==> flow/design.v <==
`timescale 1ns / 1ps
package lascon_pkg;
    localparam int WORD_WIDTH   = 64;    
    localparam int NUM_WORDS    = 5;     
    localparam int STATE_WIDTH  = 320;   
    localparam int TUSER_WIDTH  = 4;     
    typedef logic [WORD_WIDTH-1:0] ascon_word_t;
    typedef logic [STATE_WIDTH-1:0] ascon_state_t;
    typedef logic [3:0] rnd_t;
    typedef enum logic [TUSER_WIDTH-1:0] {
        TUSER_RESERVED = 4'b0000,
        TUSER_KEY      = 4'b0001,  
        TUSER_NONCE    = 4'b0010,  
        TUSER_AD       = 4'b0011,  
        TUSER_PT       = 4'b0100,  
        TUSER_CT       = 4'b0101,  
        TUSER_TAG      = 4'b0110,  
        TUSER_MSG      = 4'b0111,  
        TUSER_Z        = 4'b1000,  
        TUSER_DIGEST   = 4'b1001   
    } axi_tuser_t;
    typedef enum logic [2:0] {
        MODE_AEAD_ENC   = 3'b000,
        MODE_AEAD_DEC   = 3'b001,
        MODE_HASH256    = 3'b010,
        MODE_XOF        = 3'b011,
        MODE_CXOF       = 3'b100
    } lascon_mode_t;
    typedef enum logic [2:0] {
        DATA_IN_AXI_SEL        = 3'b000,
        DATA_IN_AEAD_SEL       = 3'b001,
        DATA_IN_HASH_SEL       = 3'b010,
        DATA_IN_XOR_AXI_SEL    = 3'b011,
        DATA_IN_XOR_AEAD_SEL   = 3'b100,
        DATA_IN_XOR_HASH_SEL   = 3'b101
    } data_sel_t;
    function automatic ascon_word_t swap_bytes(input ascon_word_t data);
        swap_bytes = {data[7:0],   data[15:8],  data[23:16], data[31:24],
                data[39:32], data[47:40], data[55:48], data[63:56]};
    endfunction
endpackage : lascon_pkg
`timescale 1ns / 1ps
import lascon_pkg::*;
module substitution_layer (
    input   lascon_pkg::ascon_state_t   state_array_i,
    output  lascon_pkg::ascon_state_t   state_array_o
);
    genvar j;
    generate
        for (j = 0; j < 64; j++) begin : gen_sbox_loop
            logic x0, x1, x2, x3, x4;
            logic t0, t1, t2, t3, t4;
            logic y0, y1, y2, y3, y4;
            assign x0 = state_array_i[0*64+j] ^ state_array_i[4*64+j];
            assign x1 = state_array_i[1*64+j];
            assign x2 = state_array_i[2*64+j] ^ state_array_i[1*64+j];
            assign x3 = state_array_i[3*64+j];
            assign x4 = state_array_i[4*64+j] ^ state_array_i[3*64+j];
            assign t0 = ~x0;
            assign t1 = ~x1;
            assign t2 = ~x2;
            assign t3 = ~x3;
            assign t4 = ~x4;
            assign y0 = x0 ^ (t1 & x2);
            assign y1 = x1 ^ (t2 & x3);
            assign y2 = x2 ^ (t3 & x4);
            assign y3 = x3 ^ (t4 & x0);
            assign y4 = x4 ^ (t0 & x1);
            assign state_array_o[0*64+j] = y0 ^ y4;
            assign state_array_o[1*64+j] = y1 ^ y0;
            assign state_array_o[2*64+j] = ~y2;
            assign state_array_o[3*64+j] = y3 ^ y2;
            assign state_array_o[4*64+j] = y4;
        end
    endgenerate
endmodule
`timescale 1ns / 1ps
import lascon_pkg::*;
module linear_diffusion_layer(
    input  lascon_pkg::ascon_state_t state_array_i,
    output lascon_pkg::ascon_state_t state_array_o
);
    lascon_pkg::ascon_word_t s0, s1, s2, s3, s4;
    assign s0 = state_array_i[0*64 +: 64];
    assign s1 = state_array_i[1*64 +: 64];
    assign s2 = state_array_i[2*64 +: 64];
    assign s3 = state_array_i[3*64 +: 64];
    assign s4 = state_array_i[4*64 +: 64];
    lascon_pkg::ascon_word_t s0_d, s1_d, s2_d, s3_d, s4_d;
    always_comb begin
        s0_d = s0 ^ ((s0 >> 19) | (s0 << ( 64 - 19))) ^
                    ((s0 >> 28) | (s0 << ( 64 - 28)));
        s1_d = s1 ^ ((s1 >> 61) | (s1 << ( 64 - 61))) ^
                    ((s1 >> 39) | (s1 << ( 64 - 39)));
        s2_d = s2 ^ ((s2 >> 1 ) | (s2 << ( 64 - 1 ))) ^
                    ((s2 >> 6 ) | (s2 << ( 64 - 6 )));
        s3_d = s3 ^ ((s3 >> 10) | (s3 << ( 64 - 10))) ^
                    ((s3 >> 17) | (s3 << ( 64 - 17)));
        s4_d = s4 ^ ((s4 >> 7 ) | (s4 << ( 64 - 7 ))) ^
                    ((s4 >> 41) | (s4 << ( 64 - 41)));
    end
    assign state_array_o[0*64 +: 64] = s0_d;
    assign state_array_o[1*64 +: 64] = s1_d;
    assign state_array_o[2*64 +: 64] = s2_d;
    assign state_array_o[3*64 +: 64] = s3_d;
    assign state_array_o[4*64 +: 64] = s4_d;
endmodule
`timescale 1ns / 1ps
import lascon_pkg::*;
module constant_addition_layer (
    input   lascon_pkg::rnd_t           rnd_i,
    input   lascon_pkg::ascon_state_t   state_array_i,
    output  lascon_pkg::ascon_state_t   state_array_o
);
    (* keep *) logic [7:0] round_const;
    assign round_const = {~rnd_i, rnd_i};
    always_comb begin
        state_array_o = state_array_i;
        state_array_o[2*64 +: 8] = state_array_i[2*64 +: 8] ^ round_const;
    end
endmodule
`timescale 1ns / 1ps
import lascon_pkg::*;
module lascon_core #(
    parameter int LASCON_VARIANT = 0
)(
    input   logic           clk,
    input   logic           rst,
    input   logic           start_perm_i,
    input   logic           round_config_i,
    input   logic [2:0]     word_sel_i,
    input   lascon_pkg::ascon_word_t    data_i,
    input   logic           write_en_i,
    output  lascon_pkg::ascon_word_t    data_o,
    output  logic           ready_o
);
    typedef enum logic [0:0] {
        STATE_IDLE,
        STATE_PERM
    } state_t;
    state_t state, next_state;
    lascon_pkg::rnd_t rnd_cnt;
    lascon_pkg::ascon_state_t state_array;
    lascon_pkg::ascon_state_t addition_state_array_o, substitution_state_array_o, diffusion_state_array_o;
    constant_addition_layer const_add(
        .rnd_i(rnd_cnt),
        .state_array_i(state_array),
        .state_array_o(addition_state_array_o)
    );
    substitution_layer substitution(
        .state_array_i(addition_state_array_o),
        .state_array_o(substitution_state_array_o)
    );
    linear_diffusion_layer diffusion(
        .state_array_i(substitution_state_array_o),
        .state_array_o(diffusion_state_array_o)
    );
    always_ff @(posedge clk or posedge rst) begin
        if (rst) begin
            state <= STATE_IDLE;
        end else begin
            state <= next_state;
        end
    end
    always_comb begin
        next_state = state;
        case(state)
            STATE_IDLE: begin
                if (start_perm_i) begin
                    next_state = STATE_PERM;
                end else begin
                    next_state = STATE_IDLE;
                end
            end
            STATE_PERM: begin
                if (rnd_cnt < 4'd11) begin
                    next_state = STATE_PERM;
                end else begin
                    next_state = STATE_IDLE;
                end
            end
            default: begin
                next_state = STATE_IDLE;
            end
        endcase
    end
    assign ready_o = (state == STATE_IDLE);
    always_ff @(posedge clk) begin
        unique case (state)
            STATE_IDLE: begin
                if (start_perm_i) rnd_cnt <= round_config_i ? 4'd0 : 4'd4;
                if (write_en_i) begin
                    case (word_sel_i)
                        3'd0: state_array[0*64 +: 64] <= data_i;
                        3'd1: state_array[1*64 +: 64] <= data_i;
                        3'd2: state_array[2*64 +: 64] <= data_i;
                        3'd3: state_array[3*64 +: 64] <= data_i;
                        3'd4: state_array[4*64 +: 64] <= data_i;
                        default: ;
                    endcase
                end
            end
            STATE_PERM: begin
                state_array <= diffusion_state_array_o;
                if (rnd_cnt < 4'd11) rnd_cnt <= rnd_cnt + 4'd1;
            end
        endcase
    end
    always_comb begin
        case (word_sel_i)
            3'd0: data_o = state_array[0*64 +: 64];
            3'd1: data_o = state_array[1*64 +: 64];
            3'd2: data_o = state_array[2*64 +: 64];
            3'd3: data_o = state_array[3*64 +: 64];
            3'd4: data_o = state_array[4*64 +: 64];
            default: data_o = 64'd0;
        endcase
    end
endmodule
`timescale 1ns / 1ps
import lascon_pkg::*;
module lascon_padder (
    input  logic          clk,
    input  logic          rst,
    input  lascon_pkg::lascon_mode_t  mode_i,
    input  lascon_pkg::ascon_word_t   s_axis_tdata_i,
    input  logic [7:0]    s_axis_tkeep_i,
    input  lascon_pkg::axi_tuser_t    s_axis_tuser_i,
    input  logic          s_axis_tlast_i,
    input  logic          s_axis_tvalid_i,
    output logic          s_axis_tready_o,
    output lascon_pkg::ascon_word_t         padded_tdata_o,
    output logic [7:0]          padded_tkeep_raw_o,  
    output lascon_pkg::axi_tuser_t          padded_tuser_o,
    output logic                padded_tlast_o,
    output logic                padded_tvalid_o,
    output logic                padded_is_padding_o,  
    input  logic                padded_tready_i
);
    typedef enum logic [1:0] {
        STATE_IDLE_PASS = 2'b00,
        STATE_PAD_WORD1 = 2'b01,  
        STATE_PAD_WORD2 = 2'b10   
    } padder_state_t;
    padder_state_t state, next_state;
    logic word_count_reg, word_count_next;
    logic is_padding_group;
    assign is_padding_group = (s_axis_tuser_i == TUSER_AD ||
                               s_axis_tuser_i == TUSER_PT ||
                               s_axis_tuser_i == TUSER_MSG ||
                               s_axis_tuser_i == TUSER_Z);
    logic is_aead_mode;
    assign is_aead_mode = ((mode_i == MODE_AEAD_ENC) || (mode_i == MODE_AEAD_DEC));
    logic pad_word2_is_80_reg, pad_word2_data_next;
    lascon_pkg::ascon_word_t masked_data;
    lascon_pkg::axi_tuser_t held_tuser_next, held_tuser_reg;
    function automatic lascon_pkg::ascon_word_t apply_padding(
        input lascon_pkg::ascon_word_t data,
        input logic [7:0]  keep
    );
        case (keep)
            8'h00:   apply_padding = {8'h80, 56'h00_00_00_00_00_00_00};
            8'h01:   apply_padding = {data[7:0], 8'h80, 48'h00_00_00_00_00_00};
            8'h03:   apply_padding = {data[7:0], data[15:8], 8'h80, 40'h00_00_00_00_00};
            8'h07:   apply_padding = {data[7:0], data[15:8], data[23:16], 8'h80, 32'h00_00_00_00};
            8'h0F:   apply_padding = {data[7:0], data[15:8], data[23:16], data[31:24], 8'h80, 24'h00_00_00};
            8'h1F:   apply_padding = {data[7:0], data[15:8], data[23:16], data[31:24], data[39:32], 8'h80, 16'h00_00};
            8'h3F:   apply_padding = {data[7:0], data[15:8], data[23:16], data[31:24], data[39:32], data[47:40], 8'h80, 8'h00};
            8'h7F:   apply_padding = {data[7:0], data[15:8], data[23:16], data[31:24], data[39:32], data[47:40], data[55:48], 8'h80};
            default: apply_padding = lascon_pkg::swap_bytes(data);
        endcase
    endfunction
    always_comb begin
        masked_data = lascon_pkg::swap_bytes(s_axis_tdata_i);
        if (s_axis_tvalid_i && is_padding_group && s_axis_tlast_i && (s_axis_tkeep_i != 8'hFF)) begin
            masked_data = apply_padding(s_axis_tdata_i, s_axis_tkeep_i);
        end
    end
    always_ff @(posedge clk or posedge rst) begin
        if (rst) begin
            state              <= STATE_IDLE_PASS;
            held_tuser_reg     <= TUSER_RESERVED;
            pad_word2_is_80_reg <= '0;
            word_count_reg     <= 1'b0;
        end else begin
            state              <= next_state;
            held_tuser_reg     <= held_tuser_next;
            pad_word2_is_80_reg <= pad_word2_data_next;
            word_count_reg     <= word_count_next;
        end
    end
    always_comb begin
        next_state          = state;
        word_count_next     = word_count_reg;
        held_tuser_next     = held_tuser_reg;
        pad_word2_data_next = pad_word2_is_80_reg;
        s_axis_tready_o = padded_tready_i;
        padded_tvalid_o = s_axis_tvalid_i;
        padded_tdata_o  = masked_data;
        padded_tkeep_raw_o = s_axis_tkeep_i;  
        padded_tuser_o  = s_axis_tuser_i;
        padded_tlast_o  = s_axis_tlast_i;  
        padded_is_padding_o = 1'b0;
        case (state)
            STATE_IDLE_PASS: begin
                if (is_padding_group) begin
                    if (s_axis_tvalid_i && s_axis_tlast_i) begin
                        if (s_axis_tkeep_i == 8'hFF) begin
                            padded_tlast_o = 1'b0;
                        end else begin
                            if (is_aead_mode && word_count_reg == 1'b0) padded_tlast_o = 1'b0;
                            else padded_tlast_o = 1'b1;
                        end
                    end
                    if (s_axis_tvalid_i && padded_tready_i) begin
                        if (s_axis_tlast_i) begin
                            held_tuser_next = s_axis_tuser_i;
                             word_count_next = 1'b0;
                            if (s_axis_tkeep_i == 8'hFF) begin
                                if (is_aead_mode) begin
                                    if (word_count_reg == 1'b0) begin
                                        pad_word2_data_next = 1'b1;
                                        next_state          = STATE_PAD_WORD2;
                                    end else begin
                                        pad_word2_data_next = 1'b0;
                                        next_state          = STATE_PAD_WORD1;
                                    end
                                end else begin
                                    pad_word2_data_next = 1'b1;
                                    next_state          = STATE_PAD_WORD2;
                                end
                            end else begin
                                if (is_aead_mode && (word_count_reg == 1'b0)) begin
                                    pad_word2_data_next = 1'b0;
                                    next_state          = STATE_PAD_WORD2;
                                end
                            end
                        end else begin
                            word_count_next = is_aead_mode ? ~word_count_reg : 1'b0;
                        end
                    end
                end
            end
            STATE_PAD_WORD1: begin
                s_axis_tready_o = 1'b0;
                padded_tvalid_o = 1'b1;
                padded_tdata_o  = 64'h8000_0000_0000_0000;
                padded_tkeep_raw_o = 8'h00;  
                padded_tuser_o  = held_tuser_reg;
                padded_tlast_o  = 1'b0;
                padded_is_padding_o = 1'b1;
                if (padded_tready_i) begin
                    next_state = STATE_PAD_WORD2;
                end
            end
           STATE_PAD_WORD2: begin
                s_axis_tready_o = 1'b0;
                padded_tvalid_o = 1'b1;
                padded_tdata_o  = {pad_word2_is_80_reg, 63'b0};
                padded_tkeep_raw_o = 8'h00;  
                padded_tuser_o  = held_tuser_reg;
                padded_tlast_o  = 1'b1;
                padded_is_padding_o = 1'b1;
                if (padded_tready_i) begin
                    next_state      = STATE_IDLE_PASS;
                    word_count_next = 1'b0;
                end
            end
            default: next_state = STATE_IDLE_PASS;
        endcase
    end
endmodule
`timescale 1ns / 1ps
import lascon_pkg::*;
module hash_fsm (
    input  logic           clk,
    input  logic           rst,
    input  lascon_pkg::lascon_mode_t   mode_i,
    input  logic [31:0]    xof_len_i,      
    input  logic           start_i,
    input  logic           abort_i,        
    output logic           busy_o,
    output logic           done_o,
    input  logic           lascon_ready_i,
    output logic           start_perm_o,
    output logic           round_config_o,  
    output logic [2:0]     word_sel_o,
    output lascon_pkg::ascon_word_t    data_o,          
    output logic           write_en_o,
    output lascon_pkg::data_sel_t      core_in_data_sel_o,
    input  lascon_pkg::axi_tuser_t     padded_tuser_i,
    input  logic           padded_tlast_i,
    input  logic           padded_tvalid_i,
    output logic           padded_tready_o,
    output logic [7:0]     m_axis_tkeep_o,
    output lascon_pkg::axi_tuser_t     m_axis_tuser_o,
    output logic           m_axis_tlast_o,
    output logic           m_axis_tvalid_o,
    input  logic           m_axis_tready_i
);
    typedef enum logic [2:0] {
        STATE_IDLE,
        STATE_INIT,
        STATE_PERM_START,
        STATE_PERM_WAIT,
        STATE_ABSORB,
        STATE_SQUEEZE,
        STATE_DONE
    } state_t;
    typedef enum logic {
        PHASE_ABSORB  = 1'b0,
        PHASE_SQUEEZE = 1'b1
    } phase_t;
    state_t state, next_state;
    phase_t phase_reg, next_phase;
    logic [2:0]  word_cnt, next_word_cnt;
    logic [31:0] words_remaining_r, next_words_remaining;
    logic        abort_latch;
    logic [31:0] target_squeeze_words;
    assign target_squeeze_words = (mode_i == MODE_HASH256) ? 32'd4 : ((xof_len_i + 32'd7) >> 3);
    localparam lascon_pkg::ascon_word_t ASCON_HASH_IV_WORD0  = 64'h0000080100cc0002;
    localparam lascon_pkg::ascon_word_t ASCON_XOF_IV_WORD0   = 64'h0000080000cc0003;
    localparam lascon_pkg::ascon_word_t ASCON_CXOF_IV_WORD0  = 64'h0000080000cc0004;
    always_ff @(posedge clk or posedge rst) begin
        if (rst) begin
            state     <= STATE_IDLE;
            phase_reg <= PHASE_ABSORB;
            word_cnt  <= 3'd0;
            words_remaining_r <= 32'd0;
        end else begin
            state     <= next_state;
            phase_reg <= next_phase;
            word_cnt  <= next_word_cnt;
            words_remaining_r <= next_words_remaining;
            if (state == STATE_IDLE) begin
                abort_latch <= 1'b0;
            end else begin
                abort_latch <= abort_latch | abort_i;
            end
        end
    end
    always_comb begin
        next_state           = state;
        next_word_cnt        = word_cnt;
        next_words_remaining = words_remaining_r;
        next_phase           = phase_reg;
        unique case (state)
            STATE_IDLE: begin
                if (start_i) begin
                    next_state           = STATE_INIT;
                    next_phase           = PHASE_ABSORB;
                    next_word_cnt        = 3'd0;
                    next_words_remaining = target_squeeze_words;
                end
            end
            STATE_INIT: begin
                if (word_cnt == 3'd4) begin
                    next_word_cnt = 3'd0;
                    next_state    = STATE_PERM_START;  
                end else begin
                    next_word_cnt = word_cnt + 3'd1;
                end
            end
            STATE_PERM_START: begin
                next_state = STATE_PERM_WAIT;
            end
            STATE_PERM_WAIT: begin
                if (lascon_ready_i) begin
                    if (phase_reg == PHASE_ABSORB) begin
                        next_state = STATE_ABSORB;
                    end else begin
                        next_state = STATE_SQUEEZE;
                    end
                end
            end
            STATE_ABSORB: begin
                if (padded_tvalid_i && padded_tready_o) begin
                    next_state = STATE_PERM_START;  
                    if (padded_tlast_i && padded_tuser_i != TUSER_Z) begin
                        next_phase    = PHASE_SQUEEZE;
                    end else begin
                        next_phase    = PHASE_ABSORB;
                    end
                end
            end
            STATE_SQUEEZE: begin
                if (m_axis_tready_i) begin
                    next_words_remaining = words_remaining_r - 32'd1;
                    if (abort_i || abort_latch || ((mode_i == MODE_HASH256 || xof_len_i > 0) && words_remaining_r == 32'd1)) begin
                        next_state = STATE_DONE;
                    end else begin
                        next_state = STATE_PERM_START;  
                        next_phase = PHASE_SQUEEZE;
                    end
                end
            end
            STATE_DONE: begin
                next_state = STATE_IDLE;
            end
        endcase
    end
    always_comb begin
        busy_o             = 1'b1;
        done_o             = 1'b0;
        start_perm_o       = 1'b0;
        round_config_o     = 1'b1;  
        write_en_o         = 1'b0;
        word_sel_o         = word_cnt[2:0];
        core_in_data_sel_o = DATA_IN_HASH_SEL;  
        padded_tready_o    = 1'b0;
        m_axis_tvalid_o    = 1'b0;
        m_axis_tlast_o     = 1'b0;
        m_axis_tkeep_o     = 8'hFF;
        m_axis_tuser_o     = TUSER_DIGEST;
        data_o             = 64'b0;
        unique case (state)
            STATE_IDLE: begin
                busy_o = 1'b0;
            end
            STATE_INIT: begin
                write_en_o = 1'b1;
                if (word_cnt == 3'd0) begin
                    unique case (mode_i)
                        MODE_XOF:     data_o = ASCON_XOF_IV_WORD0;
                        MODE_CXOF:    data_o = ASCON_CXOF_IV_WORD0;
                        MODE_HASH256: data_o = ASCON_HASH_IV_WORD0;
                        MODE_AEAD_ENC,
                        MODE_AEAD_DEC: data_o = 64'b0;
                    endcase
                end else begin
                    data_o = 64'b0;
                end
            end
            STATE_PERM_START: begin
                start_perm_o = 1'b1;  
            end
            STATE_PERM_WAIT: begin
            end
            STATE_ABSORB: begin
                padded_tready_o = 1'b1;
                if (padded_tvalid_i) begin
                    write_en_o         = 1'b1;
                    word_sel_o         = 3'd0;  
                    core_in_data_sel_o = DATA_IN_XOR_AXI_SEL;
                end
            end
            STATE_SQUEEZE: begin
                m_axis_tvalid_o = 1'b1;
                word_sel_o      = 3'd0;  
                m_axis_tlast_o = (abort_i || abort_latch || ((mode_i == MODE_HASH256 || xof_len_i > 0) && (words_remaining_r == 32'd1)));
            end
            STATE_DONE: begin
                done_o = 1'b1;
            end
        endcase
    end
endmodule
`timescale 1ns / 1ps
import lascon_pkg::*;
module aead_fsm(
    input logic                 clk,
    input logic                 rst,
    input lascon_pkg::lascon_mode_t         mode_i,   
    input logic                 start_i,
    output logic                busy_o,
    output logic                done_o,
    output logic                tag_fail_o,  
    input  logic                lascon_ready_i,
    input  lascon_pkg::ascon_word_t         core_data_i,    
    output logic                start_perm_o,
    output logic                round_config_o,
    output logic     [2:0]      word_sel_o,   
    output lascon_pkg::ascon_word_t         data_o,
    output logic                write_en_o,
    output lascon_pkg::data_sel_t           in_data_sel_o,   
    input lascon_pkg::ascon_word_t          padded_tdata_i,   
    input logic [7:0]           padded_tkeep_raw_i,  
    input lascon_pkg::axi_tuser_t           padded_tuser_i,   
    input logic                 padded_tlast_i,   
    input logic                 padded_tvalid_i,  
    input logic                 padded_is_padding_i,  
    output logic                padded_tready_o,
    output lascon_pkg::ascon_word_t         m_axis_tdata_o,
    output logic [7:0]          m_axis_tkeep_o,
    output lascon_pkg::axi_tuser_t          m_axis_tuser_o,
    output logic                m_axis_tlast_o,
    output logic                m_axis_tvalid_o,
    input  logic                m_axis_tready_i
);
    localparam lascon_pkg::ascon_word_t AEAD128_IV = 64'h00001000808c0001;  
    localparam lascon_pkg::ascon_word_t DSEP = 64'h0000000000000001;  
    localparam logic ROUND_PA = 1'b1;   
    localparam logic ROUND_PB = 1'b0;   
    typedef enum logic [3:0] {
        ST_IDLE     = 4'd0,
        ST_INIT     = 4'd1,
        ST_PERM     = 4'd2,
        ST_AD       = 4'd3,
        ST_PT_IN    = 4'd4,
        ST_CT_IN    = 4'd5,
        ST_CT_PAD_0 = 4'd6,  
        ST_TAG_INIT = 4'd7,
        ST_ENC_TAG  = 4'd8,
        ST_DEC_TAG  = 4'd9,
        ST_VERIFY   = 4'd10,
        ST_DONE     = 4'd11
    } state_t;
    typedef enum logic [2:0] {
        CTX_INIT   = 3'd0,  
        CTX_AD     = 3'd1,  
        CTX_DATA   = 3'd2,  
        CTX_CT_PAD = 3'd3,  
        CTX_FINAL  = 3'd4   
    } perm_ctx_t;
    state_t    state_r;
    perm_ctx_t perm_ctx_r;
    logic [2:0] shared_cnt_r;
    logic        perm_started_r;
    logic        post_perm_active_r;
    logic    ad_word_r;
    logic    ad_last_seen_r;
    logic    dat_word_r;
    lascon_pkg::ascon_word_t shared_key_tag_r[2];
    logic tag_ok_r;
    function automatic logic [63:0] tkeep_to_mask(input logic [7:0] tkeep);
        logic [63:0] mask;
        mask[63:56] = tkeep[0] ? 8'hFF : 8'h00;
        mask[55:48] = tkeep[1] ? 8'hFF : 8'h00;
        mask[47:40] = tkeep[2] ? 8'hFF : 8'h00;
        mask[39:32] = tkeep[3] ? 8'hFF : 8'h00;
        mask[31:24] = tkeep[4] ? 8'hFF : 8'h00;
        mask[23:16] = tkeep[5] ? 8'hFF : 8'h00;
        mask[15:8]  = tkeep[6] ? 8'hFF : 8'h00;
        mask[7:0]   = tkeep[7] ? 8'hFF : 8'h00;
        tkeep_to_mask = mask;
    endfunction
    function automatic logic [63:0] get_padding_bit(input logic [7:0] tkeep);
        logic [63:0] pad;
        pad = 64'h0;
        casex (tkeep)
            8'bxxxx_xxx0: pad[63] = 1'b1;
            8'bxxxx_xx01: pad[55] = 1'b1;
            8'bxxxx_x011: pad[47] = 1'b1;
            8'bxxxx_0111: pad[39] = 1'b1;
            8'bxxx0_1111: pad[31] = 1'b1;
            8'bxx01_1111: pad[23] = 1'b1;
            8'bx011_1111: pad[15] = 1'b1;
            8'b0111_1111: pad[7]  = 1'b1;
            default:      pad = 64'h0;
        endcase
        get_padding_bit = pad;
    endfunction
    logic is_enc;
    assign is_enc = (mode_i == MODE_AEAD_ENC);
    logic perm_done;
    assign perm_done = perm_started_r && lascon_ready_i;
    logic phs;
    assign phs = padded_tvalid_i && padded_tready_o;
    logic [1:0] pp_max;
    always_comb begin
        case (perm_ctx_r)
            CTX_INIT:   pp_max = 2'd1;
            CTX_AD:     pp_max = 2'd0;
            CTX_DATA:   pp_max = 2'd0;
            CTX_CT_PAD: pp_max = 2'd0;
            CTX_FINAL:  pp_max = 2'd1;
            default:    pp_max = 2'd0;
        endcase
    end
    logic pp_done;
    assign pp_done = post_perm_active_r && (shared_cnt_r == {1'b0, pp_max});
    logic needs_post_perm;
    assign needs_post_perm =    (perm_ctx_r == CTX_INIT)  ||
                                (perm_ctx_r == CTX_FINAL)  ||
                                (perm_ctx_r == CTX_AD && ad_last_seen_r) ||
                                (perm_ctx_r == CTX_CT_PAD);
    state_t next_state;
    always_ff @(posedge clk or posedge rst) begin
        if(rst) state_r <= ST_IDLE;
        else begin
            state_r <= next_state;
        end
    end
    logic init_ack;
    assign init_ack =   (state_r == ST_INIT) &&
                        ((shared_cnt_r == 3'd0 && lascon_ready_i) ||
                        ((shared_cnt_r <= 3'd2) && padded_tvalid_i && padded_tuser_i == TUSER_KEY && padded_tready_o) ||
                        ((shared_cnt_r >= 3'd3 && shared_cnt_r <= 3'd4) && padded_tvalid_i && padded_tuser_i == TUSER_NONCE && padded_tready_o));
    logic ad_word_valid;
    assign ad_word_valid = (state_r == ST_AD && padded_tvalid_i && padded_tuser_i == TUSER_AD && padded_tready_o);
    logic pt_word_valid;
    assign pt_word_valid = (state_r == ST_PT_IN && padded_tvalid_i && padded_tready_o);
    logic ct_word_valid;
    assign ct_word_valid = (state_r == ST_CT_IN && padded_tvalid_i && padded_tready_o);
    always_comb begin
        next_state = state_r;
        case (state_r)
            ST_IDLE: begin
                if (start_i) next_state = ST_INIT;
            end
            ST_INIT: begin
                if (shared_cnt_r == 3'd4 && init_ack) begin
                    next_state = ST_PERM;
                end else begin
                    next_state = ST_INIT;
                end
            end
            ST_PERM: begin
                if ((perm_done && !needs_post_perm) || (post_perm_active_r && pp_done)) begin
                    case (perm_ctx_r)
                        CTX_INIT : next_state = ST_AD;
                        CTX_AD   : next_state = ad_last_seen_r ? (is_enc ? ST_PT_IN : ST_CT_IN) : ST_AD;
                        CTX_DATA : next_state = is_enc ? ST_PT_IN : ST_CT_IN;
                        CTX_CT_PAD: next_state = ST_TAG_INIT;
                        CTX_FINAL: next_state = is_enc ? ST_ENC_TAG : ST_DEC_TAG;
                        default  : next_state = ST_DONE;
                    endcase
                end else begin
                    next_state = ST_PERM;
                end
            end
            ST_AD: begin
                if (padded_tvalid_i && padded_tuser_i != TUSER_AD) begin
                    next_state = is_enc ? ST_PT_IN : ST_CT_IN;
                end else if (ad_word_valid && (padded_tlast_i || ad_word_r == 1'b1)) begin
                    next_state = ST_PERM;
                end else begin
                    next_state = ST_AD;
                end
            end
            ST_PT_IN: begin
                if (pt_word_valid) begin
                    if (padded_tlast_i) next_state = ST_TAG_INIT;
                    else if (dat_word_r == 1'b1) next_state = ST_PERM;
                    else next_state = ST_PT_IN;
                end else begin
                    next_state = ST_PT_IN;
                end
            end
            ST_CT_IN: begin
                if (ct_word_valid) begin
                    if (padded_tlast_i) begin
                        if (padded_tkeep_raw_i == 8'hFF) begin
                            if (dat_word_r == 1'b1) next_state = ST_PERM;
                            else next_state = ST_CT_PAD_0;
                        end else begin
                            next_state = ST_TAG_INIT;
                        end
                    end
                    else if (dat_word_r == 1'b1) next_state = ST_PERM;
                    else next_state = ST_CT_IN;
                end else begin
                    next_state = ST_CT_IN;
                end
            end
            ST_CT_PAD_0: begin
                next_state = ST_TAG_INIT;
            end
            ST_TAG_INIT: begin
                if (shared_cnt_r == 3'd2) begin
                    next_state = ST_PERM;
                end else begin
                    next_state = ST_TAG_INIT;
                end
            end
            ST_ENC_TAG: begin
                if (m_axis_tvalid_o && m_axis_tready_i && shared_cnt_r == 3'd1) begin
                    next_state = ST_DONE;
                end else begin
                    next_state = ST_ENC_TAG;
                end
            end
            ST_DEC_TAG: begin
                if (shared_cnt_r == 3'd1 && padded_tvalid_i && padded_tready_o && padded_tuser_i == TUSER_TAG) begin
                    next_state = ST_VERIFY;
                end else begin
                    next_state = ST_DEC_TAG;
                end
            end
            ST_VERIFY: begin
                if (shared_cnt_r == 3'd2) next_state = ST_DONE;
                else next_state = ST_VERIFY;
            end
            ST_DONE: begin
                if (!start_i) next_state = ST_IDLE;
                else next_state = ST_DONE;
            end
            default: next_state = ST_IDLE;
        endcase
    end
    logic [63:0] ct_mask;
    logic [63:0] pad_bit;
    assign ct_mask = tkeep_to_mask(padded_tkeep_raw_i);
    assign pad_bit = get_padding_bit(padded_tkeep_raw_i);
    always_comb begin
        busy_o             = 1'b1;
        done_o             = 1'b0;
        tag_fail_o         = 1'b0;
        start_perm_o       = 1'b0;
        round_config_o     = ROUND_PB;
        word_sel_o         = 3'd0;
        data_o             = 64'd0;
        write_en_o         = 1'b0;
        in_data_sel_o      = DATA_IN_AXI_SEL;
        padded_tready_o    = 1'b0;
        m_axis_tdata_o  = 64'd0;
        m_axis_tkeep_o  = 8'd0;
        m_axis_tuser_o  = TUSER_RESERVED;
        m_axis_tlast_o  = 1'b0;
        m_axis_tvalid_o = 1'b0;
        case (state_r)
            ST_IDLE: begin
                busy_o = 1'b0;
            end
            ST_INIT: begin
                if (shared_cnt_r == 3'd0) begin
                    write_en_o     = lascon_ready_i;
                    in_data_sel_o  = DATA_IN_AEAD_SEL;
                    word_sel_o     = 3'd0;
                    data_o         = AEAD128_IV;
                end else if (shared_cnt_r <= 3'd2) begin
                    padded_tready_o = 1'b1;
                    if (padded_tvalid_i && padded_tuser_i == TUSER_KEY) begin
                        write_en_o     = 1'b1;
                        in_data_sel_o  = DATA_IN_AXI_SEL;
                        word_sel_o     = shared_cnt_r[2:0];
                    end
                end else begin
                    padded_tready_o = 1'b1;
                    if (padded_tvalid_i && padded_tuser_i == TUSER_NONCE) begin
                        write_en_o     = 1'b1;
                        in_data_sel_o  = DATA_IN_AXI_SEL;
                        word_sel_o     = shared_cnt_r[2:0];
                    end
                end
            end
            ST_PERM: begin
                if (!perm_started_r && !post_perm_active_r) begin
                    start_perm_o   = 1'b1;
                    round_config_o = (perm_ctx_r == CTX_INIT || perm_ctx_r == CTX_FINAL)
                                        ? ROUND_PA : ROUND_PB;
                end else if (post_perm_active_r) begin
                    write_en_o    = 1'b1;
                    in_data_sel_o = DATA_IN_XOR_AEAD_SEL;
                    case (perm_ctx_r)
                        CTX_INIT, CTX_FINAL: begin
                            word_sel_o = (shared_cnt_r == 3'd0) ? 3'd3 : 3'd4;
                            data_o     = (shared_cnt_r == 3'd0) ? shared_key_tag_r[0] : shared_key_tag_r[1];
                        end
                        CTX_AD: begin
                            word_sel_o = 3'd4;
                            data_o     = DSEP;
                        end
                        CTX_CT_PAD: begin
                            word_sel_o = 3'd0;
                            data_o     = 64'h80000000_00000000;
                        end
                        CTX_DATA: ;  
                        default: ;
                    endcase
                end
            end
            ST_AD: begin
                padded_tready_o = 1'b1;
                if (padded_tvalid_i && padded_tuser_i != TUSER_AD) begin
                    padded_tready_o = 1'b0;
                    write_en_o    = 1'b1;
                    in_data_sel_o = DATA_IN_XOR_AEAD_SEL;
                    word_sel_o    = 3'd4;
                    data_o        = DSEP;
                end else if (padded_tvalid_i && padded_tuser_i == TUSER_AD) begin
                    write_en_o    = 1'b1;
                    in_data_sel_o = DATA_IN_XOR_AXI_SEL;
                    word_sel_o    = {2'b00, ad_word_r};  
                end
            end
            ST_PT_IN: begin
                padded_tready_o = padded_is_padding_i ? 1'b1 : m_axis_tready_i;
                if (padded_tvalid_i && padded_tready_o) begin
                    write_en_o      = 1'b1;
                    in_data_sel_o   = DATA_IN_XOR_AXI_SEL;
                    word_sel_o      = {2'b00, dat_word_r};
                    m_axis_tdata_o  = core_data_i ^ padded_tdata_i;
                    m_axis_tvalid_o = ~padded_is_padding_i;
                    m_axis_tkeep_o  = padded_tkeep_raw_i;  
                    m_axis_tuser_o  = TUSER_CT;
                    m_axis_tlast_o  = padded_tlast_i;
                end
            end
            ST_CT_IN: begin
                padded_tready_o = m_axis_tready_i;
                if (padded_tvalid_i && m_axis_tready_i) begin
                    write_en_o      = 1'b1;
                    in_data_sel_o   = DATA_IN_AEAD_SEL;  
                    word_sel_o      = {2'b00, dat_word_r};
                    data_o          = (padded_tdata_i & ct_mask) | ((core_data_i ^ pad_bit) & ~ct_mask);
                    m_axis_tdata_o  = core_data_i ^ padded_tdata_i;
                    m_axis_tvalid_o = 1'b1;
                    m_axis_tkeep_o  = padded_tkeep_raw_i;
                    m_axis_tuser_o  = TUSER_PT;
                    m_axis_tlast_o  = padded_tlast_i;
                end
            end
            ST_CT_PAD_0: begin
                write_en_o    = 1'b1;
                in_data_sel_o = DATA_IN_XOR_AEAD_SEL;
                word_sel_o    = 3'd1;
                data_o        = 64'h80000000_00000000;
            end
            ST_TAG_INIT: begin
                if (shared_cnt_r < 3'd2) begin
                    write_en_o    = 1'b1;
                    in_data_sel_o = DATA_IN_XOR_AEAD_SEL;
                    word_sel_o    = (shared_cnt_r == 3'd0) ? 3'd3 : 3'd4;
                    data_o        = (shared_cnt_r == 3'd0) ? shared_key_tag_r[0] : shared_key_tag_r[1];
                end
            end
            ST_ENC_TAG: begin
                m_axis_tvalid_o = 1'b1;
                m_axis_tkeep_o  = 8'hFF;
                m_axis_tuser_o  = TUSER_TAG;
                m_axis_tlast_o  = (shared_cnt_r == 3'd1);
                word_sel_o      = (shared_cnt_r == 3'd0) ? 3'd3 : 3'd4;
                m_axis_tdata_o  = core_data_i;
            end
            ST_DEC_TAG: begin
                padded_tready_o = 1'b1;
            end
            ST_VERIFY: begin
                word_sel_o = (shared_cnt_r == 3'd0) ? 3'd3 : 3'd4;
            end
            ST_DONE: begin
                busy_o     = 1'b0;
                done_o     = 1'b1;
                tag_fail_o = (is_enc ? 1'b0 : ~tag_ok_r);
            end
            default: ;
        endcase
    end
    always_ff @(posedge clk or posedge rst) begin
        if (rst) begin
            perm_ctx_r         <= CTX_INIT;
            shared_cnt_r       <= 3'd0;
            perm_started_r     <= 1'b0;
            post_perm_active_r <= 1'b0;
            ad_word_r          <= 1'b0;
            ad_last_seen_r     <= 1'b0;
            dat_word_r         <= 1'b0;
            shared_key_tag_r[0]<= 64'd0;
            shared_key_tag_r[1]<= 64'd0;
            tag_ok_r           <= 1'b1;
        end else begin
            case (state_r)
                ST_IDLE: begin
                    if (start_i) begin
                        shared_cnt_r       <= 3'd0;
                        perm_ctx_r         <= CTX_INIT;
                        ad_word_r          <= 1'b0;
                        ad_last_seen_r     <= 1'b0;
                        dat_word_r         <= 1'b0;
                        tag_ok_r           <= 1'b1;
                        perm_started_r     <= 1'b0;
                        post_perm_active_r <= 1'b0;
                    end
                end
            ST_INIT: begin
                    case (shared_cnt_r)
                        3'd0: begin
                            if (lascon_ready_i) shared_cnt_r <= 3'd1;
                        end
                        3'd1: begin
                            if (phs && padded_tuser_i == TUSER_KEY) begin
                                shared_key_tag_r[0] <= padded_tdata_i;  
                                shared_cnt_r <= 3'd2;
                            end
                        end
                        3'd2: begin
                            if (phs && padded_tuser_i == TUSER_KEY) begin
                                shared_key_tag_r[1] <= padded_tdata_i;  
                                shared_cnt_r <= 3'd3;
                            end
                        end
                        3'd3: begin
                            if (phs && padded_tuser_i == TUSER_NONCE)
                                shared_cnt_r <= 3'd4;
                        end
                        3'd4: begin
                            if (init_ack) shared_cnt_r <= 3'd0;
                        end
                        default: ;
                    endcase
                end
                ST_PERM: begin
                    if (!perm_started_r && !post_perm_active_r)
                        perm_started_r <= 1'b1;
                    if (perm_done) begin
                        perm_started_r <= 1'b0;
                        if (needs_post_perm) begin
                            post_perm_active_r <= 1'b1;
                            shared_cnt_r <= 3'd0;
                        end
                    end
                    if (post_perm_active_r) begin
                        if (pp_done) begin
                            post_perm_active_r <= 1'b0;
                            shared_cnt_r <= 3'd0;
                        end else begin
                            shared_cnt_r <= shared_cnt_r + 3'd1;
                        end
                    end
                end
                ST_AD: begin
                    if (padded_tvalid_i && padded_tuser_i != TUSER_AD) begin
                        ad_last_seen_r <= 1'b1;
                    end else if (phs && padded_tuser_i == TUSER_AD) begin
                        if (padded_tlast_i) begin
                            ad_last_seen_r <= 1'b1;
                            perm_ctx_r     <= CTX_AD;  
                            ad_word_r      <= 1'b0;
                        end else if (ad_word_r == 1'b1) begin
                            perm_ctx_r <= CTX_AD;
                            ad_word_r  <= 1'b0;
                        end else begin
                            ad_word_r <= 1'b1;  
                        end
                    end
                end
                ST_PT_IN: begin
                    if (phs) begin
                        if (padded_tlast_i) begin
                            dat_word_r      <= 1'b0;
                        end else if (dat_word_r == 1'b1) begin
                            perm_ctx_r <= CTX_DATA;
                            dat_word_r <= 1'b0;
                        end else begin
                            dat_word_r <= 1'b1;
                        end
                    end
                end
                ST_CT_IN: begin
                    if (phs) begin
                        if (padded_tlast_i) begin
                            dat_word_r      <= 1'b0;
                            if (padded_tkeep_raw_i == 8'hFF && dat_word_r == 1'b1) begin
                                perm_ctx_r <= CTX_CT_PAD;
                            end
                        end else if (dat_word_r == 1'b1) begin
                            perm_ctx_r <= CTX_DATA;
                            dat_word_r <= 1'b0;
                        end else begin
                            dat_word_r <= 1'b1;
                        end
                    end
                end
                ST_TAG_INIT: begin
                    if (shared_cnt_r < 3'd2)
                        shared_cnt_r <= shared_cnt_r + 3'd1;
                    if (shared_cnt_r == 3'd1)
                        perm_ctx_r <= CTX_FINAL;
                    if (shared_cnt_r == 3'd2)
                        shared_cnt_r <= 3'd0;
                end
                ST_ENC_TAG: begin
                    if (m_axis_tvalid_o && m_axis_tready_i) begin
                        if (shared_cnt_r == 3'd1) shared_cnt_r <= 3'd0;
                        else shared_cnt_r <= shared_cnt_r + 3'd1;
                    end
                end
                ST_DEC_TAG: begin
                    if (phs && padded_tuser_i == TUSER_TAG) begin
                        shared_key_tag_r[shared_cnt_r[0]] <= padded_tdata_i;
                        if (shared_cnt_r == 3'd1) shared_cnt_r <= 3'd0;
                        else shared_cnt_r <= shared_cnt_r + 3'd1;
                    end
                end
                ST_VERIFY: begin
                    case (shared_cnt_r)
                        3'd0: begin
                            if (core_data_i != shared_key_tag_r[0]) tag_ok_r <= 1'b0;
                            shared_cnt_r <= 3'd1;
                        end
                        3'd1: begin
                            if (core_data_i != shared_key_tag_r[1]) tag_ok_r <= 1'b0;
                            shared_cnt_r <= 3'd2;
                        end
                        default: ;  
                    endcase
                end
                ST_CT_PAD_0,
                ST_DONE: begin
                end
                default: ;
            endcase
            end
        end
endmodule
`timescale 1ns / 1ps
import lascon_pkg::*;
module lascon_top #(
    parameter int LASCON_VARIANT = 0
)(
    input  logic                                clk,
    input  logic                                rst,
    input  logic [2:0]                          mode_i,      
    input  logic [31:0]                         xof_len_i,   
    input  logic                                start_i,     
    input  logic                                abort_i,     
    output logic                                busy_o,      
    output logic                                done_o,      
    output logic                                tag_fail_o,  
    input  logic [63:0]                         s_axis_tdata,   
    input  logic [7:0]                          s_axis_tkeep,   
    input  logic [3:0]                          s_axis_tuser,   
    input  logic                                s_axis_tlast,   
    input  logic                                s_axis_tvalid,  
    output logic                                s_axis_tready,  
    output logic [63:0]                         m_axis_tdata,   
    output logic [7:0]                          m_axis_tkeep,   
    output logic [3:0]                          m_axis_tuser,   
    output logic                                m_axis_tlast,   
    output logic                                m_axis_tvalid,  
    input  logic                                m_axis_tready   
);
    logic           is_aead_mode;
    assign is_aead_mode = (mode_i == lascon_pkg::MODE_AEAD_ENC) || (mode_i == lascon_pkg::MODE_AEAD_DEC);
    logic           core_start_perm_i;
    logic           core_round_config_i;
    logic   [2:0]   core_word_sel_i;
    lascon_pkg::ascon_word_t    core_data_i;
    logic           core_write_en_i;
    lascon_pkg::ascon_word_t    core_data_o;
    logic           core_ready_o;
    lascon_pkg::data_sel_t      core_in_data_sel;
    logic           aead_write_en, hash_write_en;
    logic [2:0]     aead_word_sel, hash_word_sel;
    logic           aead_start_perm, hash_start_perm;
    logic           aead_round_config, hash_round_config;
    lascon_pkg::ascon_word_t    aead_data_o, hash_data_o;
    lascon_pkg::data_sel_t      aead_in_data_sel, hash_in_data_sel;
    lascon_pkg::ascon_word_t    padded_tdata;
    lascon_pkg::axi_tuser_t     padded_tuser;
    logic           padded_tlast;
    logic           padded_tvalid;
    logic           padded_is_padding;
    logic [7:0]     padded_tkeep_raw;
    logic           padded_tready;  
    logic           aead_busy, aead_done, aead_tag_fail;
    logic           aead_s_axis_tready;
    logic [63:0]    aead_m_axis_tdata;
    logic [7:0]     aead_m_axis_tkeep;
    lascon_pkg::axi_tuser_t     aead_m_axis_tuser;
    logic           aead_m_axis_tlast;
    logic           aead_m_axis_tvalid;
    logic           hash_busy, hash_done;
    logic           hash_s_axis_tready;
    logic [63:0]    hash_m_axis_tdata;
    logic [7:0]     hash_m_axis_tkeep;
    lascon_pkg::axi_tuser_t     hash_m_axis_tuser;
    logic           hash_m_axis_tlast;
    logic           hash_m_axis_tvalid;
    lascon_padder u_padder (
        .clk            (clk),
        .rst            (rst),
        .mode_i         (lascon_pkg::lascon_mode_t'(mode_i)),
        .s_axis_tdata_i     (s_axis_tdata),
        .s_axis_tkeep_i     (s_axis_tkeep),
        .s_axis_tuser_i     (lascon_pkg::axi_tuser_t'(s_axis_tuser)),
        .s_axis_tlast_i     (s_axis_tlast),
        .s_axis_tvalid_i    (s_axis_tvalid),
        .s_axis_tready_o    (s_axis_tready),  
        .padded_tdata_o     (padded_tdata),
        .padded_tuser_o     (padded_tuser),
        .padded_tlast_o     (padded_tlast),
        .padded_tvalid_o    (padded_tvalid),
        .padded_is_padding_o(padded_is_padding),
        .padded_tkeep_raw_o (padded_tkeep_raw),
        .padded_tready_i    (padded_tready)   
    );
    always_comb begin
        if (mode_i == MODE_AEAD_ENC || mode_i == MODE_AEAD_DEC) begin
            core_start_perm_i   = aead_start_perm;
            core_round_config_i = aead_round_config;
            core_word_sel_i     = aead_word_sel;
            core_write_en_i     = aead_write_en;
            core_in_data_sel    = aead_in_data_sel;
            padded_tready       = aead_s_axis_tready;
            m_axis_tdata        = aead_m_axis_tvalid ? lascon_pkg::swap_bytes(aead_m_axis_tdata) : 64'b0;
            m_axis_tvalid       = aead_m_axis_tvalid;
            m_axis_tlast        = aead_m_axis_tlast;
            m_axis_tuser        = aead_m_axis_tuser;
            m_axis_tkeep        = aead_m_axis_tkeep;
        end else begin
            core_start_perm_i   = hash_start_perm;
            core_round_config_i = hash_round_config;
            core_word_sel_i     = hash_word_sel;
            core_write_en_i     = hash_write_en;
            core_in_data_sel    = hash_in_data_sel;
            padded_tready       = hash_s_axis_tready;
            m_axis_tdata        = hash_m_axis_tvalid ? lascon_pkg::swap_bytes(core_data_o) : 64'b0;
            m_axis_tvalid       = hash_m_axis_tvalid;
            m_axis_tlast        = hash_m_axis_tlast;
            m_axis_tuser        = hash_m_axis_tuser;
            m_axis_tkeep        = hash_m_axis_tkeep;
        end
    end
    aead_fsm u_aead_fsm (
        .clk             (clk),
        .rst             (rst),
        .mode_i          (lascon_pkg::lascon_mode_t'(mode_i)),
        .start_i         (start_i && is_aead_mode),  
        .busy_o          (aead_busy),          
        .done_o          (aead_done),          
        .tag_fail_o      (aead_tag_fail),      
        .lascon_ready_i  (core_ready_o),
        .start_perm_o    (aead_start_perm),
        .round_config_o  (aead_round_config),
        .word_sel_o      (aead_word_sel),
        .data_o          (aead_data_o),
        .write_en_o      (aead_write_en),
        .in_data_sel_o   (aead_in_data_sel),
        .core_data_i     (core_data_o),        
        .padded_tdata_i  (padded_tdata),      
        .padded_tuser_i  (padded_tuser),      
        .padded_tlast_i  (padded_tlast),      
        .padded_tvalid_i (padded_tvalid),     
        .padded_is_padding_i(padded_is_padding),  
        .padded_tkeep_raw_i (padded_tkeep_raw),   
        .padded_tready_o (aead_s_axis_tready),  
        .m_axis_tdata_o  (aead_m_axis_tdata),   
        .m_axis_tkeep_o  (aead_m_axis_tkeep),   
        .m_axis_tuser_o  (aead_m_axis_tuser),   
        .m_axis_tlast_o  (aead_m_axis_tlast),   
        .m_axis_tvalid_o (aead_m_axis_tvalid),  
        .m_axis_tready_i (m_axis_tready)        
    );
    hash_fsm u_hash_fsm (
        .clk                    (clk),
        .rst                    (rst),
        .mode_i                 (lascon_pkg::lascon_mode_t'(mode_i)),
        .xof_len_i              (xof_len_i),          
        .start_i                (start_i && !is_aead_mode),  
        .abort_i                (abort_i),            
        .busy_o                 (hash_busy),          
        .done_o                 (hash_done),          
        .lascon_ready_i         (core_ready_o),
        .start_perm_o           (hash_start_perm),
        .round_config_o         (hash_round_config),
        .word_sel_o             (hash_word_sel),
        .data_o                 (hash_data_o),        
        .write_en_o             (hash_write_en),
        .core_in_data_sel_o     (hash_in_data_sel),
        .padded_tuser_i         (padded_tuser),      
        .padded_tlast_i         (padded_tlast),      
        .padded_tvalid_i        (padded_tvalid),
        .padded_tready_o        (hash_s_axis_tready),
        .m_axis_tkeep_o         (hash_m_axis_tkeep),   
        .m_axis_tuser_o         (hash_m_axis_tuser),   
        .m_axis_tlast_o         (hash_m_axis_tlast),   
        .m_axis_tvalid_o        (hash_m_axis_tvalid),  
        .m_axis_tready_i        (m_axis_tready)        
    );
    lascon_core #(
        .LASCON_VARIANT(LASCON_VARIANT)
    ) u_core (
        .clk            (clk),
        .rst            (rst),
        .start_perm_i   (core_start_perm_i),
        .round_config_i (core_round_config_i),
        .word_sel_i     (core_word_sel_i),
        .data_i         (core_data_i),
        .write_en_i     (core_write_en_i),
        .data_o         (core_data_o),
        .ready_o        (core_ready_o)
    );
    always_comb begin
        case(core_in_data_sel)
            DATA_IN_AEAD_SEL     : core_data_i = aead_data_o;
            DATA_IN_HASH_SEL     : core_data_i = hash_data_o;
            DATA_IN_AXI_SEL      : core_data_i = padded_tdata;
            DATA_IN_XOR_AXI_SEL  : core_data_i = core_data_o ^ padded_tdata;
            DATA_IN_XOR_AEAD_SEL : core_data_i = core_data_o ^ aead_data_o;
            DATA_IN_XOR_HASH_SEL : core_data_i = core_data_o ^ hash_data_o;
            default              : core_data_i = 64'd0;
        endcase
    end
    always_comb begin
        if (mode_i == MODE_AEAD_ENC || mode_i == MODE_AEAD_DEC) begin
            busy_o     = aead_busy;
            done_o     = aead_done;
            tag_fail_o = aead_tag_fail;
        end else begin
            busy_o     = hash_busy;
            done_o     = hash_done;
            tag_fail_o = 1'b0;  
        end
    end
endmodule
==> From RTL to reports: lascon_top <==
The steps from the RTL of lascon_top to its reports follow in flow order.
Lines are those of the file above, counted from 1.
Operators carry their Yosys type and port widths (W data, S select, Z words).
Library cell names are shortened.
{ "setup": {"top_module": "lascon_top", "clock_port": "clk", "lib": "sky130hd", "corner": "tt_025C_1v80"} }

==> Elaborated design <==
Yosys after proc, flatten, opt, wreduce and memory -nomap, before mapping. Print and check cells are not counted.
{ "word_totals": {"wordCells": 2024, "register_bits": 517, "out_inout_bits": 82} }
{ "classes": {"cmp": 6, "n_reduce_logical": 130, "equal": 124, "mux": 286, "logic": 1446, "add_sub_neg": 5} }
{ "op_table": {"columns": ["operator", "count"], "rows": [
  ["$mux W64", 29],
  ["$pmux W64 S2", 9],
  ["$xor A64 B64 Y64", 14],
  ["$pmux W64 S6", 2],
  ["$xor A1 B1 Y1", 704],
  ["$pmux W64 S8", 1],
  ["$not A1 Y1", 391],
  ["$pmux W64 S3", 2],
  ["$and A1 B1 Y1", 320],
  ["$pmux W64 S5", 1],
  ["$pmux W64 S4", 1],
  ["$mux W3", 57],
  ["$ne A64 B64 Y1", 2],
  ["$and A64 B64 Y64", 2],
  ["$mux W1", 100],
  ["$mux W8", 12],
  ["$or A23 B64 Y64", 1],
  ["$or A25 B64 Y64", 1],
  ["$or A3 B64 Y64", 1],
  ["$or A36 B64 Y64", 1],
  ["$or A45 B64 Y64", 1],
  ["$or A47 B64 Y64", 1],
  ["$or A54 B64 Y64", 1],
  ["$or A57 B64 Y64", 1],
  ["$or A58 B64 Y64", 1],
  ["$or A63 B64 Y64", 1],
  ["$or A64 B64 Y64", 1],
  ["$not A64 Y64", 1]
]} }
Not listed: further kinds 87, cells in them 338.

==> Longest topological paths <==
Depth = most cells in a row (Yosys ltp): at word level without a register or memory, in the mapped netlist without a sequential cell, where the memories' decode and read muxes count.
{ "logic_depth": {"ltp_word": 22, "abc_area": 0, "ltp_mapped": 21, "ltp_nobuf": 14} }

==> Synthesis result <==
Yosys stat after the flow's synthesis: flattened, memories mapped to cells. It holds for the ABC_AREA given above (unset counts as 0); a run with the other value may have another netlist.
{ "by_type": {"columns": ["cell_type", "count", "type_area_um2"], "rows": [
  ["edfxtp_1", 325, 9759.36],
  ["xnor2_1", 915, 8.01E+03],
  ["dfrtp_1", 202, 5.05E+03],
  ["xor2_1", 419, 3669.77],
  ["a21oi_1", 508, 2.54E+03],
  ["o21ai_0", 507, 2.54E+03],
  ["nand2_1", 619, 2.32E+03],
  ["ha_1", 137, 1.71E+03],
  ["clkbuf_1", 253, 949.661],
  ["mux2i_1", 93, 930.893],
  ["nand3_1", 185, 925.888],
  ["nor2_1", 245, 919.632],
  ["inv_1", 224, 840.806],
  ["a22oi_1", 77, 578.054],
  ["and3_1", 82, 512.992],
  ["a21boi_0", 61, 457.939],
  ["o22ai_1", 62, 387.872],
  ["a21o_1", 48, 360.346]
]} }
Other cell types: 83; their cells: 879.
{ "synth_totals": {"ff_cells": 532, "area_um2": 49253.5, "mapped_cells": 5841, "buffers": 333} }
The figures by module come from a second, unflattened synthesis with its own total; it is not the netlist above.
{ "unflattened": {"hier_cells": 5738, "area_unflattened_um2": 56090.0} }
Rows give one instance, submodules left out.
{ "by_module": {"columns": ["module", "n_cells", "mod_seq_area_um2", "instances", "mod_area_um2"], "rows": [
  ["lascon_core #(LASCON_VARIANT=0)", 1329, 9754.4, 1, 14953.1],
  ["aead_fsm", 1264, 3857.4, 1, 11422.2],
  ["substitution_layer", 1239, 0.0, 1, 9471.6],
  ["linear_diffusion_layer", 320, 0.0, 1, 7689.9],
  ["lascon_top", 546, 0.0, 1, 4719.5],
  ["hash_fsm", 504, 1107.3, 1, 3956.3],
  ["constant_addition_layer", 328, 0.0, 1, 2457.4],
  ["lascon_padder", 208, 226.5, 1, 1420.1]
]} }

==> Path before layout <==
OpenSTA on the mapped netlist: ideal clock, no wires. The path of least setup slack (recovery checks aside). Input and output delay are each 20% of the period. Register names are those of the netlist, which keeps one name where synthesis merged equal registers.
{ "synth_timing": {"kind": "input to register", "startpoint": "in s_axis_tvalid", "endpoint": "reg u_core.state_array[100]", "launch_ps": 1400, "input_delay_ps": 1400, "path_stages": 9, "delay_ps": 7000, "setup_slack_ps": -1400, "setup_ps": 583, "path_buffers": 3, "required_time_ps": 6417, "period_ps": 7000, "arrival_time_ps": 7817, "synth_period_reached_ps": 8400} }
"delay_ps" = arrival - input delay + setup time.
"path_stages": output pins that drive a net of the path, with the launching flip-flop's if there is one; two outputs of one cell count as two.
"synth_period_reached_ps" is the clock period less the worst setup slack; recovery checks do not enter. This is arithmetic on one report: input and output delays are still those of the set period (20% each).
The rows between start and end are the longest chain of elaborated cells between them; the timing report does not say that the signal goes this way. Where chains are equally long, one stands for them.
A line is the first line of the expression or statement that the cell stems from. Yosys adds cells for indexed reads and writes and turns some case tables into memories.
The path ends at the enable pin of a flip-flop; only ways to that pin are counted.
{ "synth_via": {"cell_sequence": "clkbuf_1 -> nor4_1 -> o31a_1 -> and2_1 -> clkbuf_1 -> nor4_4 -> buf_4 -> nand2_1 -> a21boi_0", "elab_chain_len": 10, "cone_cells": 35, "classes_between": "eq/ne: 3; mux: 25; reduce/logical: 7"} }
{ "synth_rtl": {"columns": ["item", "line_no", "text"], "rows": [
  ["start, declared", 1115, "input  logic                                s_axis_tvalid,"],
  ["$mux W1", 304, "case (state)"],
  ["$logic_and A1 B1 Y1", 830, "if (padded_tvalid_i && padded_tuser_i == TUSER_NONCE) begin"],
  ["$mux W3", 830, null],
  ["$mux W3", 821, "end else if (shared_cnt_r <= 3'd2) begin"],
  ["$mux W3", 816, "if (shared_cnt_r == 3'd0) begin"],
  ["$pmux W3 S8", 811, "case (state_r)"],
  ["$mux W3", 1180, "if (mode_i == MODE_AEAD_ENC || mode_i == MODE_AEAD_DEC) begin"],
  ["$eq A3 B1 Y1", 210, "case (word_sel_i)"],
  ["$ne A2 B2 Y1", null, null],
  ["$reduce_and A2 Y1", null, null],
  ["end, assigned", 195, "3'd1: state_array[1*64 +: 64] <= data_i;"],
  ["end, assigned", 204, "state_array <= diffusion_state_array_o;"],
  ["end, declared", 143, "lascon_pkg::ascon_state_t state_array;"]
]} }

==> Timing after layout <==
From the final timing report of run 2: the path of least setup slack in the routed layout; clock arrival at registers is part of the times.
The path's times are printed in steps of 10 ps; the period is the one set.
{ "layout_timing": {"kind": "input to output", "startpoint": "in s_axis_tkeep[6]", "endpoint": "out m_axis_tdata[16]", "path_stages": 18, "setup_slack_ps": 30, "launch_ps": 1400, "input_delay_ps": 1400, "period_ps": 7000, "required_time_ps": 5600, "out_delay_ps": 1400, "arrival_time_ps": 5570, "path_buffers": 9} }
The rows between start and end are the longest chain of elaborated cells between them; the timing report does not say that the signal goes this way. Where chains are equally long, one stands for them.
{ "layout_via": {"cell_sequence": "clkdlybuf4s50_1 -> and3_1 -> nand3_1 -> buf_4 -> o2111ai_1 -> buf_4 -> buf_4 -> buf_4 -> nor2_1 -> buf_4 -> a31oi_1 -> buf_4 -> nand2_1 -> xnor2_1 -> a22oi_1 -> o22ai_2 -> buf_4 -> clkdlybuf4s50_1", "elab_chain_len": 9, "cone_cells": 19, "classes_between": "eq/ne: 8; mux: 8; logic: 1; reduce/logical: 2"} }
{ "layout_rtl": {"columns": ["item", "line_no", "text"], "rows": [
  ["start, declared", 1112, "input  logic [7:0]                          s_axis_tkeep,"],
  ["$eq A8 B7 Y1", 261, "case (keep)"],
  ["$pmux W64 S8", 261, null],
  ["$mux W64", 275, "if (s_axis_tvalid_i && is_padding_group && s_axis_tlast_i && (s_axis_tkeep_i != 8'hFF)) begin"],
  ["$pmux W64 S2", 304, "case (state)"],
  ["$xor A64 B64 Y64", 897, "m_axis_tdata_o  = core_data_i ^ padded_tdata_i;"],
  ["$mux W64", 892, "if (padded_tvalid_i && m_axis_tready_i) begin"],
  ["$pmux W64 S3", 811, "case (state_r)"],
  ["$mux W64", 1187, "m_axis_tdata        = aead_m_axis_tvalid ? lascon_pkg::swap_bytes(aead_m_axis_tdata) : 64'b0;"],
  ["$mux W64", 1180, "if (mode_i == MODE_AEAD_ENC || mode_i == MODE_AEAD_DEC) begin"],
  ["end, declared", 1117, "output logic [63:0]                         m_axis_tdata,"]
]} }

Subject: flow runs of lascon_top

Hi,

Top module lascon_top; platform sky130hd; tools Yosys and OpenROAD; 5 stored runs in no particular order. Input and output delays are each 20% of the period that was set; the output load is 0.01 pF.
"reached clock period" = clock period - worst setup slack. The figure is calculated, with input and output delays left at 20% of the set period.
By "time used up by the worst setup path" is meant the share of the clock period that the worst setup path is allowed (20% is reserved at inputs, 20% at outputs), minus its slack. Clock arrival times at its registers enter into it.
"total design power" rests on the timing tool's default activity at the inputs, not on a simulated workload.
"time used up by the worst setup path" is known to 10 ps.

==> run 1: settings <==
{ "CELL_PAD_IN_SITES_GLOBAL_PLACEMENT": 1, "CORE_UTILIZATION": 66, "MAX_ROUTING_LAYER": "met4", "PLACE_DENSITY_LB_ADDON": 0.17, "SETUP_SLACK_MARGIN": 0.3, "period_ns": 7.75, "CAP_MARGIN": 20, "CORE_MARGIN": 2, "SLEW_MARGIN": 20 }
==> run 1: results <==
unfinished; error GRT-0232 in routing

==> run 2: settings <==
{ "CELL_PAD_IN_SITES_GLOBAL_PLACEMENT": 2, "CORE_UTILIZATION": 26, "period_ns": 7.0, "CAP_MARGIN": 20, "CORE_MARGIN": 2, "SLEW_MARGIN": 20 }
==> run 2: results <==
standard-cell area after layout: 61886.9 um^2
reached clock period: 6967 ps
worst-case hold slack: 482 ps
chip area after synthesis (Yosys): 49253.5 um^2
lowest setup slack: 33 ps
total design power: 18430 uW
final setup TNS: 0 ps
full die area: 192892.0 um^2
time used up by the worst setup path: 4170 ps
worst setup path type: input to output
utilization of the finished layout: 32.9 %

==> run 3: settings <==
{ "SETUP_SLACK_MARGIN": 0.43, "period_ns": 6.76, "CAP_MARGIN": 20, "CORE_MARGIN": 2, "CORE_UTILIZATION": 40, "SLEW_MARGIN": 20 }
==> run 3: results <==
standard-cell area after layout: 60687.0 um^2
reached clock period: 6392 ps
worst-case hold slack: 479 ps
chip area after synthesis (Yosys): 49253.5 um^2
lowest setup slack: 368 ps
total design power: 18729 uW
final setup TNS: 0 ps
full die area: 125929.0 um^2
time used up by the worst setup path: 3690 ps
worst setup path type: input to output
utilization of the finished layout: 49.7 %

==> run 4: settings <==
{ "CELL_PAD_IN_SITES_GLOBAL_PLACEMENT": 1, "CORE_MARGIN": 9, "CORE_UTILIZATION": 66, "MAX_ROUTING_LAYER": "met4", "PLACE_DENSITY_LB_ADDON": 0.17, "SETUP_SLACK_MARGIN": 0.3, "SLEW_MARGIN": 30, "TNS_END_PERCENT": 10, "period_ns": 7.75, "CAP_MARGIN": 20 }
==> run 4: results <==
unfinished; error FLW-0024 in placement

==> run 5: settings <==
{ "CAP_MARGIN": 15, "CELL_PAD_IN_SITES_DETAIL_PLACEMENT": 2, "CELL_PAD_IN_SITES_GLOBAL_PLACEMENT": 2, "CORE_ASPECT_RATIO": 0.68, "CORE_UTILIZATION": 26, "CTS_CLUSTER_DIAMETER": 332, "CTS_CLUSTER_SIZE": 36, "GPL_TIMING_DRIVEN": 0, "MAX_ROUTING_LAYER": "met4", "MIN_ROUTING_LAYER": "met2", "SLEW_MARGIN": 10, "period_ns": 7.0, "CORE_MARGIN": 2 }
==> run 5: results <==
unfinished; error GRT-0116 in routing

Regards
